==> flow/design.v <==
module CORDIC_COS_SIN #(
    parameter DATA_WIDTH = 16,
    parameter PHASE_WIDTH = 32,
    parameter STAGE = 16
) (
    input clk,
    input rst,
    input en,
    input mode,      
    input signed [DATA_WIDTH-1:0] x0,
    input signed [DATA_WIDTH-1:0] y0,
    input signed [PHASE_WIDTH-1:0] phase,    
    output valid,
    output [DATA_WIDTH:0] cos,
    output [DATA_WIDTH:0] sin
);
parameter K = 32'd39797;     
parameter [PHASE_WIDTH*STAGE-1:0] atan = {32'd128, 32'd256, 32'd448, 32'd896, 32'd1856, 32'd3648, 32'd7360, 32'd14656, 32'd29312,
                                         32'd58688, 32'd117312, 32'd234368, 32'd466944, 32'd919872, 32'd1740992, 32'd2949120};
integer i, j;
wire [1:0] quadrant;
assign quadrant = phase[PHASE_WIDTH-1:PHASE_WIDTH-2];
reg signed [DATA_WIDTH:0] x_pre;
reg signed [DATA_WIDTH:0] y_pre;
reg signed [PHASE_WIDTH-1:0] z_pre;
reg signed [DATA_WIDTH:0] x [0:STAGE-1];
reg signed [DATA_WIDTH:0] y [0:STAGE-1];
reg signed [PHASE_WIDTH-1:0] z [0:STAGE-1];
reg signed [DATA_WIDTH:0] x_shift [0:STAGE-1]; 
reg signed [DATA_WIDTH:0] y_shift [0:STAGE-1];
reg [STAGE-1:0] sign;
always @(*) begin
    for(i=0; i<STAGE; i=i+1)begin
        x_shift[i] = x[i] >>> i;
        y_shift[i] = y[i] >>> i;
        sign[i] = z[i][PHASE_WIDTH-1];
    end
end
wire [DATA_WIDTH:0] x0_pos, x0_neg;
wire [DATA_WIDTH:0] y0_pos, y0_neg;
assign x0_pos = (x0 == 0) ? 0 : {1'b0, x0};
assign x0_neg = (x0 == 0) ? 0 : {1'b1, (~x0)+16'b1};
assign y0_pos = (y0 == 0) ? 0 : {1'b0, y0};
assign y0_neg = (y0 == 0) ? 0 : {1'b1, (~y0)+16'b1};
always @(posedge clk or posedge rst) begin
    if(rst)begin
        x_pre <= 0;
        y_pre <= 0;
        z_pre <= 0;
    end
    else begin
        if(en)begin
            case (quadrant)
                0:begin
                    x_pre <= x0_pos;
                    y_pre <= y0_pos;
                    z_pre <= phase;
                end
                1:begin
                    x_pre <= y0_neg;
                    y_pre <= x0_pos;
                    z_pre <= {2'b00, phase[29:0]};
                end
                2:begin
                    x_pre <= y0_pos;
                    y_pre <= x0_neg;
                    z_pre <= {2'b11, phase[29:0]};
                end
                3:begin
                    x_pre <= x0_pos;
                    y_pre <= y0_pos;
                    z_pre <= phase;
                end
            endcase
        end
        else begin
            x_pre <= 0;
            y_pre <= 0;
            z_pre <= 0;
        end
    end
end
always @(posedge clk or posedge rst) begin
    if(rst)begin
        for(i=0; i<STAGE; i=i+1)begin
            x[i] <= 0;
            y[i] <= 0;
            z[i] <= 0;
        end
    end
    else begin
        x[0] <= x_pre;
        y[0] <= y_pre;
        z[0] <= z_pre;
        for(i=0; i<STAGE-1; i=i+1)begin    
            x[i+1] <= sign[i] ? x[i]+y_shift[i] : x[i]-y_shift[i];
            y[i+1] <= sign[i] ? y[i]-x_shift[i] : y[i]+x_shift[i];
            z[i+1] <= sign[i] ? z[i]+atan[32*(i+1)-1 -: 32] : z[i]-atan[32*(i+1)-1 -: 32];
        end
    end
end
assign cos = x[STAGE-1];
assign sin = y[STAGE-1];
assign valid = en_dly[STAGE];
reg [4:0] cnt;
always @(posedge clk or posedge rst) begin
    if(rst)begin
        cnt <= 0;
    end
    else begin
        if(cnt == 0)begin
            if(en)begin
                cnt <= cnt + 1;
            end
        end
        else begin
            cnt <= (cnt == 16) ? 0 : cnt+1;
        end
    end
end
reg [STAGE:0] en_dly;
always @(posedge clk or posedge rst) begin
    if(rst)begin
        en_dly <= 0;
    end
    else begin
        en_dly[0] <= en;
        for(i=0; i<STAGE; i=i+1)begin
            en_dly[i+1] <= en_dly[i];
        end
    end
end
endmodule
# [Reports on CORDIC_COS_SIN]
# What the tools print for CORDIC_COS_SIN, step after step.
# Lines are those of the file above, counted from 1.
# Operators carry their Yosys type and port widths (W data, S select, Z words).
# Cell names lack the library's common part.
# Not given: -
[design] top_module="CORDIC_COS_SIN" clock="clk" library="sky130hd" pvt_corner="tt_025C_1v80"

# [Elaborated design]
# Counts by Yosys on the flattened word-level netlist (proc, flatten, opt, wreduce). Print and check cells are left out. Cells with the same type and inputs are merged into one.
[word_totals] regBits=1107 inputBits=68 out_inout_bits=35 elab_cells=203
[op_classes] add_sub_neg=89 n_eq=3 mux=54 bitwise=2 reduce_and_logical=4
[ops] operator="$mux W17" count=34
[ops] operator="$mux W32" count=15
[ops] operator="$pmux W17 S3" count=2
[ops] operator="$pmux W32 S3" count=1
[ops] operator="$add A17 B10 Y17" count=2
[ops] operator="$sub A17 B10 Y17" count=2
[ops] operator="$add A17 B11 Y17" count=2
[ops] operator="$sub A17 B11 Y17" count=2
[ops] operator="$add A17 B12 Y17" count=2
[ops] operator="$sub A17 B12 Y17" count=2
[ops] operator="$add A17 B13 Y17" count=2
[ops] operator="$sub A17 B13 Y17" count=2
[ops] operator="$add A17 B14 Y17" count=2
[ops] operator="$sub A17 B14 Y17" count=2
[ops] operator="$add A17 B15 Y17" count=2
[ops] operator="$sub A17 B15 Y17" count=2
[ops] operator="$add A17 B16 Y17" count=2
[ops] operator="$sub A17 B16 Y17" count=2
[ops] operator="$sub A17 B17 Y17" count=2
[ops] operator="$add A17 B3 Y17" count=2
[ops] operator="$sub A17 B3 Y17" count=2
[ops] operator="$add A17 B4 Y17" count=2
[ops] operator="$sub A17 B4 Y17" count=2
[ops] operator="$add A17 B5 Y17" count=2
[ops] operator="$sub A17 B5 Y17" count=2
[ops] operator="$add A17 B6 Y17" count=2
[ops] operator="$sub A17 B6 Y17" count=2
[ops] operator="$add A17 B7 Y17" count=2
# Other operator kinds: 42; their cells: 52.

# [Depth]
# Longest topological path by Yosys (ltp), each cell counted once; first at word level (registers and memories cut), then after technology mapping (sequential cells cut; the memories' decode and read muxes count).
[depth] ltp_word=5 ABC_AREA=1 ltp_mapped=20 ltp_nobuf=20

# [Synthesis result]
# Yosys stat after the flow's synthesis: flattened, memories mapped to cells. It holds for the ABC_AREA given above (unset counts as 0); a run with the other value may have another netlist.
# Totals and module areas in this step are rounded.
[synth_totals] stdcells=10986 synth_area_mm2=0.07933 ffs=983 buf_cells=80
[by_type] cell_type="dfrtp_1" count=983 type_area_um2=2.46E+04
[by_type] cell_type="nand2_1" count=3044 type_area_um2=1.14E+04
[by_type] cell_type="ha_1" count=882 type_area_um2=1.1E+04
[by_type] cell_type="inv_1" count=1357 type_area_um2=5.09E+03
[by_type] cell_type="xor2_1" count=576 type_area_um2=5.04E+03
[by_type] cell_type="a21oi_1" count=835 type_area_um2=4.18E+03
[by_type] cell_type="nand3_1" count=792 type_area_um2=3.96E+03
[by_type] cell_type="nor2_1" count=1014 type_area_um2=3806.15
[by_type] cell_type="o21ai_0" count=377 type_area_um2=1886.81
[by_type] cell_type="nand4_1" count=163 type_area_um2=1.02E+03
[by_type] cell_type="xnor2_1" count=106 type_area_um2=928.39
[by_type] cell_type="fa_1" count=44 type_area_um2=880.845
[by_type] cell_type="o21bai_1" count=106 type_area_um2=795.763
[by_type] cell_type="a21o_1" count=82 type_area_um2=615.59
[by_type] cell_type="nor3_1" count=103 type_area_um2=515.494
[by_type] cell_type="nand3b_1" count=53 type_area_um2=397.882
[by_type] cell_type="a31oi_1" count=44 type_area_um2=275.264
[by_type] cell_type="and2_1" count=42 type_area_um2=262.752
# Other cell types: 44; their cells: 383.

# [Worst setup path after synthesis]
# OpenSTA on the mapped netlist: ideal clock, no wires. The path of least setup slack (recovery checks aside). Input and output delay are each 20% of the period. Register names are those of the netlist, which keeps one name where synthesis merged equal registers.
[synth_path] path_type="register to register" start="register z[11][31]" end="register x[12][12]" clock_period_ns=5.0 setup_time_ns=0.124 t_arrival_ns=2.877 path_slack_ns=1.999 delay_ns=3.001 path_stages=13 path_buffers=2 synth_period_reached_ns=3.001
# "delay_ns" is the arrival time less input delay plus setup time.
# "path_stages" counts driving pins, that of a launching flip-flop among them; a cell with two outputs on the path counts twice.
# "synth_period_reached_ns" = period - worst setup slack (recovery checks aside). The figure is calculated, with input and output delays left at 20% of the set period.
# The rows between start and end are the longest chain of elaborated cells between them; the timing report does not say that the signal goes this way. Where chains are equally long, one stands for them.
# Each line given opens the expression or statement behind the cell; cells for indexed reads and writes are added by Yosys, which also makes memories of some case tables.
[synth_between] cell_sequence="dfrtp_1 buf_2 inv_1 clkbuf_1 o21ai_0 fa_1 nand3_1 nand2_1 nand2_1 nand2_1 nand2_1 nand2_1 xor2_1" elab_chain_cells=1 cone_cells=1 lines_between=1 cone_classes="mux (1)"
[synth_lines] element="from (decl)" line=28 rtl="reg signed [PHASE_WIDTH-1:0] z [0:STAGE-1];"
[synth_lines] element="from (assign)" line=88 rtl="z[i] <= 0;"
[synth_lines] element="from (assign)" line=98 rtl="z[i+1] <= sign[i] ? z[i]+atan[32*(i+1)-1 -: 32] : z[i]-atan[32*(i+1)-1 -: 32];"
[synth_lines] element="$mux W17" line=96 rtl="x[i+1] <= sign[i] ? x[i]+y_shift[i] : x[i]-y_shift[i];"
[synth_lines] element="to (assign)" line=86 rtl="x[i] <= 0;"
[synth_lines] element="to (assign)" line=96
[synth_lines] element="to (decl)" line=26 rtl="reg signed [DATA_WIDTH:0] x [0:STAGE-1];"

# [Timing after layout]
# From the final timing report of run 1: the path of least setup slack in the routed layout; clock arrival at registers is part of the times.
[layout_path] path_type="register to register" start="register z[4][31]" end="register x[5][11]" clock_period_ns=2.89 setup_time_ns=0.05 t_arrival_ns=3.42 path_slack_ns=0.11 path_stages=12 path_buffers=1
# The rows between start and end are the longest chain of elaborated cells between them; the timing report does not say that the signal goes this way. Where chains are equally long, one stands for them.
[layout_between] cell_sequence="dfrtp_4 inv_2 buf_4 nand2_1 xor2_1 ha_1 a21oi_1 nor2_1 nor2_1 nand2_1 a21oi_1 xnor2_1" elab_chain_cells=1 cone_cells=1 lines_between=1 cone_classes="mux (1)"
[layout_lines] element="from (decl)" line=28 rtl="reg signed [PHASE_WIDTH-1:0] z [0:STAGE-1];"
[layout_lines] element="from (assign)" line=88 rtl="z[i] <= 0;"
[layout_lines] element="from (assign)" line=98 rtl="z[i+1] <= sign[i] ? z[i]+atan[32*(i+1)-1 -: 32] : z[i]-atan[32*(i+1)-1 -: 32];"
[layout_lines] element="$mux W17" line=96 rtl="x[i+1] <= sign[i] ? x[i]+y_shift[i] : x[i]-y_shift[i];"
[layout_lines] element="to (assign)" line=86 rtl="x[i] <= 0;"
[layout_lines] element="to (assign)" line=96
[layout_lines] element="to (decl)" line=26 rtl="reg signed [DATA_WIDTH:0] x [0:STAGE-1];"

Appendix: measured runs

Flow measurements of CORDIC_COS_SIN on sky130hd: 3 stored runs with different settings, listed in no order. Input and output delays are each 20% of the period that was set; the output load is 0.01 pF.
By "achieved_clock_period_ns" is meant the clock period of the run minus its worst setup slack. This is arithmetic on one report: input and output delays are still those of the set period (20% each).
"critical_path_time_ns": the worst setup path's part of the clock period (all of it between registers, 20% less for each end at a port) less its slack. A launch clock that arrives late makes it longer, a capture clock that arrives late makes it shorter.
Values from the reports are rounded here.

[flow] run 1: files
==> flow/run.sh <==
#!/bin/bash
# the make line also repeats the synthesis and layout settings of config.mk as NAME=value (left out here)
make -C /OpenROAD-flow-scripts/flow DESIGN_CONFIG=/design/flow/config.mk WORK_HOME=/design/flow/orfs CLKGATE_MAP_FILE= finish
==> flow/config.mk <==
export PLATFORM = sky130hd
export DESIGN_NAME = CORDIC_COS_SIN
export DESIGN_NICKNAME = CORDIC_COS_SIN
export VERILOG_FILES = /design/flow/design.v
export SDC_FILE = /design/flow/constraint.sdc
export NUM_CORES = 4
export LEC_CHECK = 0
export ABC_AREA = 1
export CAP_MARGIN = 25
export CELL_PAD_IN_SITES_GLOBAL_PLACEMENT = 2
export CORE_ASPECT_RATIO = 1.42
export CORE_MARGIN = 8
export CORE_UTILIZATION = 40
export CTS_CLUSTER_DIAMETER = 345
export CTS_CLUSTER_SIZE = 82
export GPL_TIMING_DRIVEN = 0
export SLEW_MARGIN = 0
export TNS_END_PERCENT = 50
==> flow/constraint.sdc <==
create_clock -name core_clock -period 2.89 [get_ports {clk}]
set_input_delay 0.5780 -clock core_clock [delete_from_list [all_inputs] [get_ports {clk}]]
set_output_delay 0.5780 -clock core_clock [all_outputs]
set_load 0.01 [all_outputs]

[flow] run 1: metrics
[metrics] post_route_util_pct = 44.1
[metrics] total_die_area_mm2 = 0.2131
[metrics] ws_setup_ns = 0.109
[metrics] layout_stdcell_area_mm2 = 0.08716
[metrics] achieved_clock_period_ns = 2.781
[metrics] critical_path_time_ns = 2.78
[metrics] worst_setup_path_type = register to register
[metrics] synth_chip_area_mm2 = 0.07933
[metrics] total_negative_slack_ns = 0.000

[flow] run 2: files
==> flow/run.sh <==
#!/bin/bash
# the make line also repeats the synthesis and layout settings of config.mk as NAME=value (left out here)
make -C /OpenROAD-flow-scripts/flow DESIGN_CONFIG=/design/flow/config.mk WORK_HOME=/design/flow/orfs CLKGATE_MAP_FILE= finish
==> flow/config.mk <==
export PLATFORM = sky130hd
export DESIGN_NAME = CORDIC_COS_SIN
export DESIGN_NICKNAME = CORDIC_COS_SIN
export VERILOG_FILES = /design/flow/design.v
export SDC_FILE = /design/flow/constraint.sdc
export NUM_CORES = 4
export LEC_CHECK = 0
export CAP_MARGIN = 25
export CORE_ASPECT_RATIO = 1.42
export CORE_MARGIN = 2
export CORE_UTILIZATION = 40
export SLEW_MARGIN = 20
export TNS_END_PERCENT = 50
==> flow/constraint.sdc <==
create_clock -name core_clock -period 2.89 [get_ports {clk}]
set_input_delay 0.5780 -clock core_clock [delete_from_list [all_inputs] [get_ports {clk}]]
set_output_delay 0.5780 -clock core_clock [all_outputs]
set_load 0.01 [all_outputs]

[flow] run 2: metrics
[metrics] total_die_area_mm2 = 0.1731
[metrics] critical_path_time_ns = 3.35
[metrics] worst_setup_path_type = register to register
[metrics] achieved_clock_period_ns = 3.351
[metrics] layout_stdcell_area_mm2 = 0.1008
[metrics] post_route_util_pct = 59.6
[metrics] total_negative_slack_ns = -17.42
[metrics] ws_setup_ns = -0.461
[metrics] synth_chip_area_mm2 = 0.06791

[flow] run 3: files
==> flow/run.sh <==
#!/bin/bash
# the make line also repeats the synthesis and layout settings of config.mk as NAME=value (left out here)
make -C /OpenROAD-flow-scripts/flow DESIGN_CONFIG=/design/flow/config.mk WORK_HOME=/design/flow/orfs CLKGATE_MAP_FILE= finish
==> flow/config.mk <==
export PLATFORM = sky130hd
export DESIGN_NAME = CORDIC_COS_SIN
export DESIGN_NICKNAME = CORDIC_COS_SIN
export VERILOG_FILES = /design/flow/design.v
export SDC_FILE = /design/flow/constraint.sdc
export NUM_CORES = 4
export LEC_CHECK = 0
export ABC_AREA = 1
export CAP_MARGIN = 5
export CORE_MARGIN = 2
export CORE_UTILIZATION = 58
export GPL_ROUTABILITY_DRIVEN = 0
export GPL_TIMING_DRIVEN = 0
export MAX_ROUTING_LAYER = met5
export MIN_ROUTING_LAYER = met1
export PLACE_DENSITY_LB_ADDON = 0.05
export SETUP_SLACK_MARGIN = 0.6
export SLEW_MARGIN = 20
export TNS_END_PERCENT = 55
==> flow/constraint.sdc <==
create_clock -name core_clock -period 4.23 [get_ports {clk}]
set_input_delay 0.8460 -clock core_clock [delete_from_list [all_inputs] [get_ports {clk}]]
set_output_delay 0.8460 -clock core_clock [all_outputs]
set_load 0.01 [all_outputs]

[flow] run 3: metrics
[metrics] achieved_clock_period_ns = 3.419
[metrics] post_route_util_pct = 64.5
[metrics] synth_chip_area_mm2 = 0.07933
[metrics] total_negative_slack_ns = 0.000
[metrics] total_die_area_mm2 = 0.1398
[metrics] critical_path_time_ns = 3.42
[metrics] worst_setup_path_type = register to register
[metrics] ws_setup_ns = 0.811
[metrics] layout_stdcell_area_mm2 = 0.08745
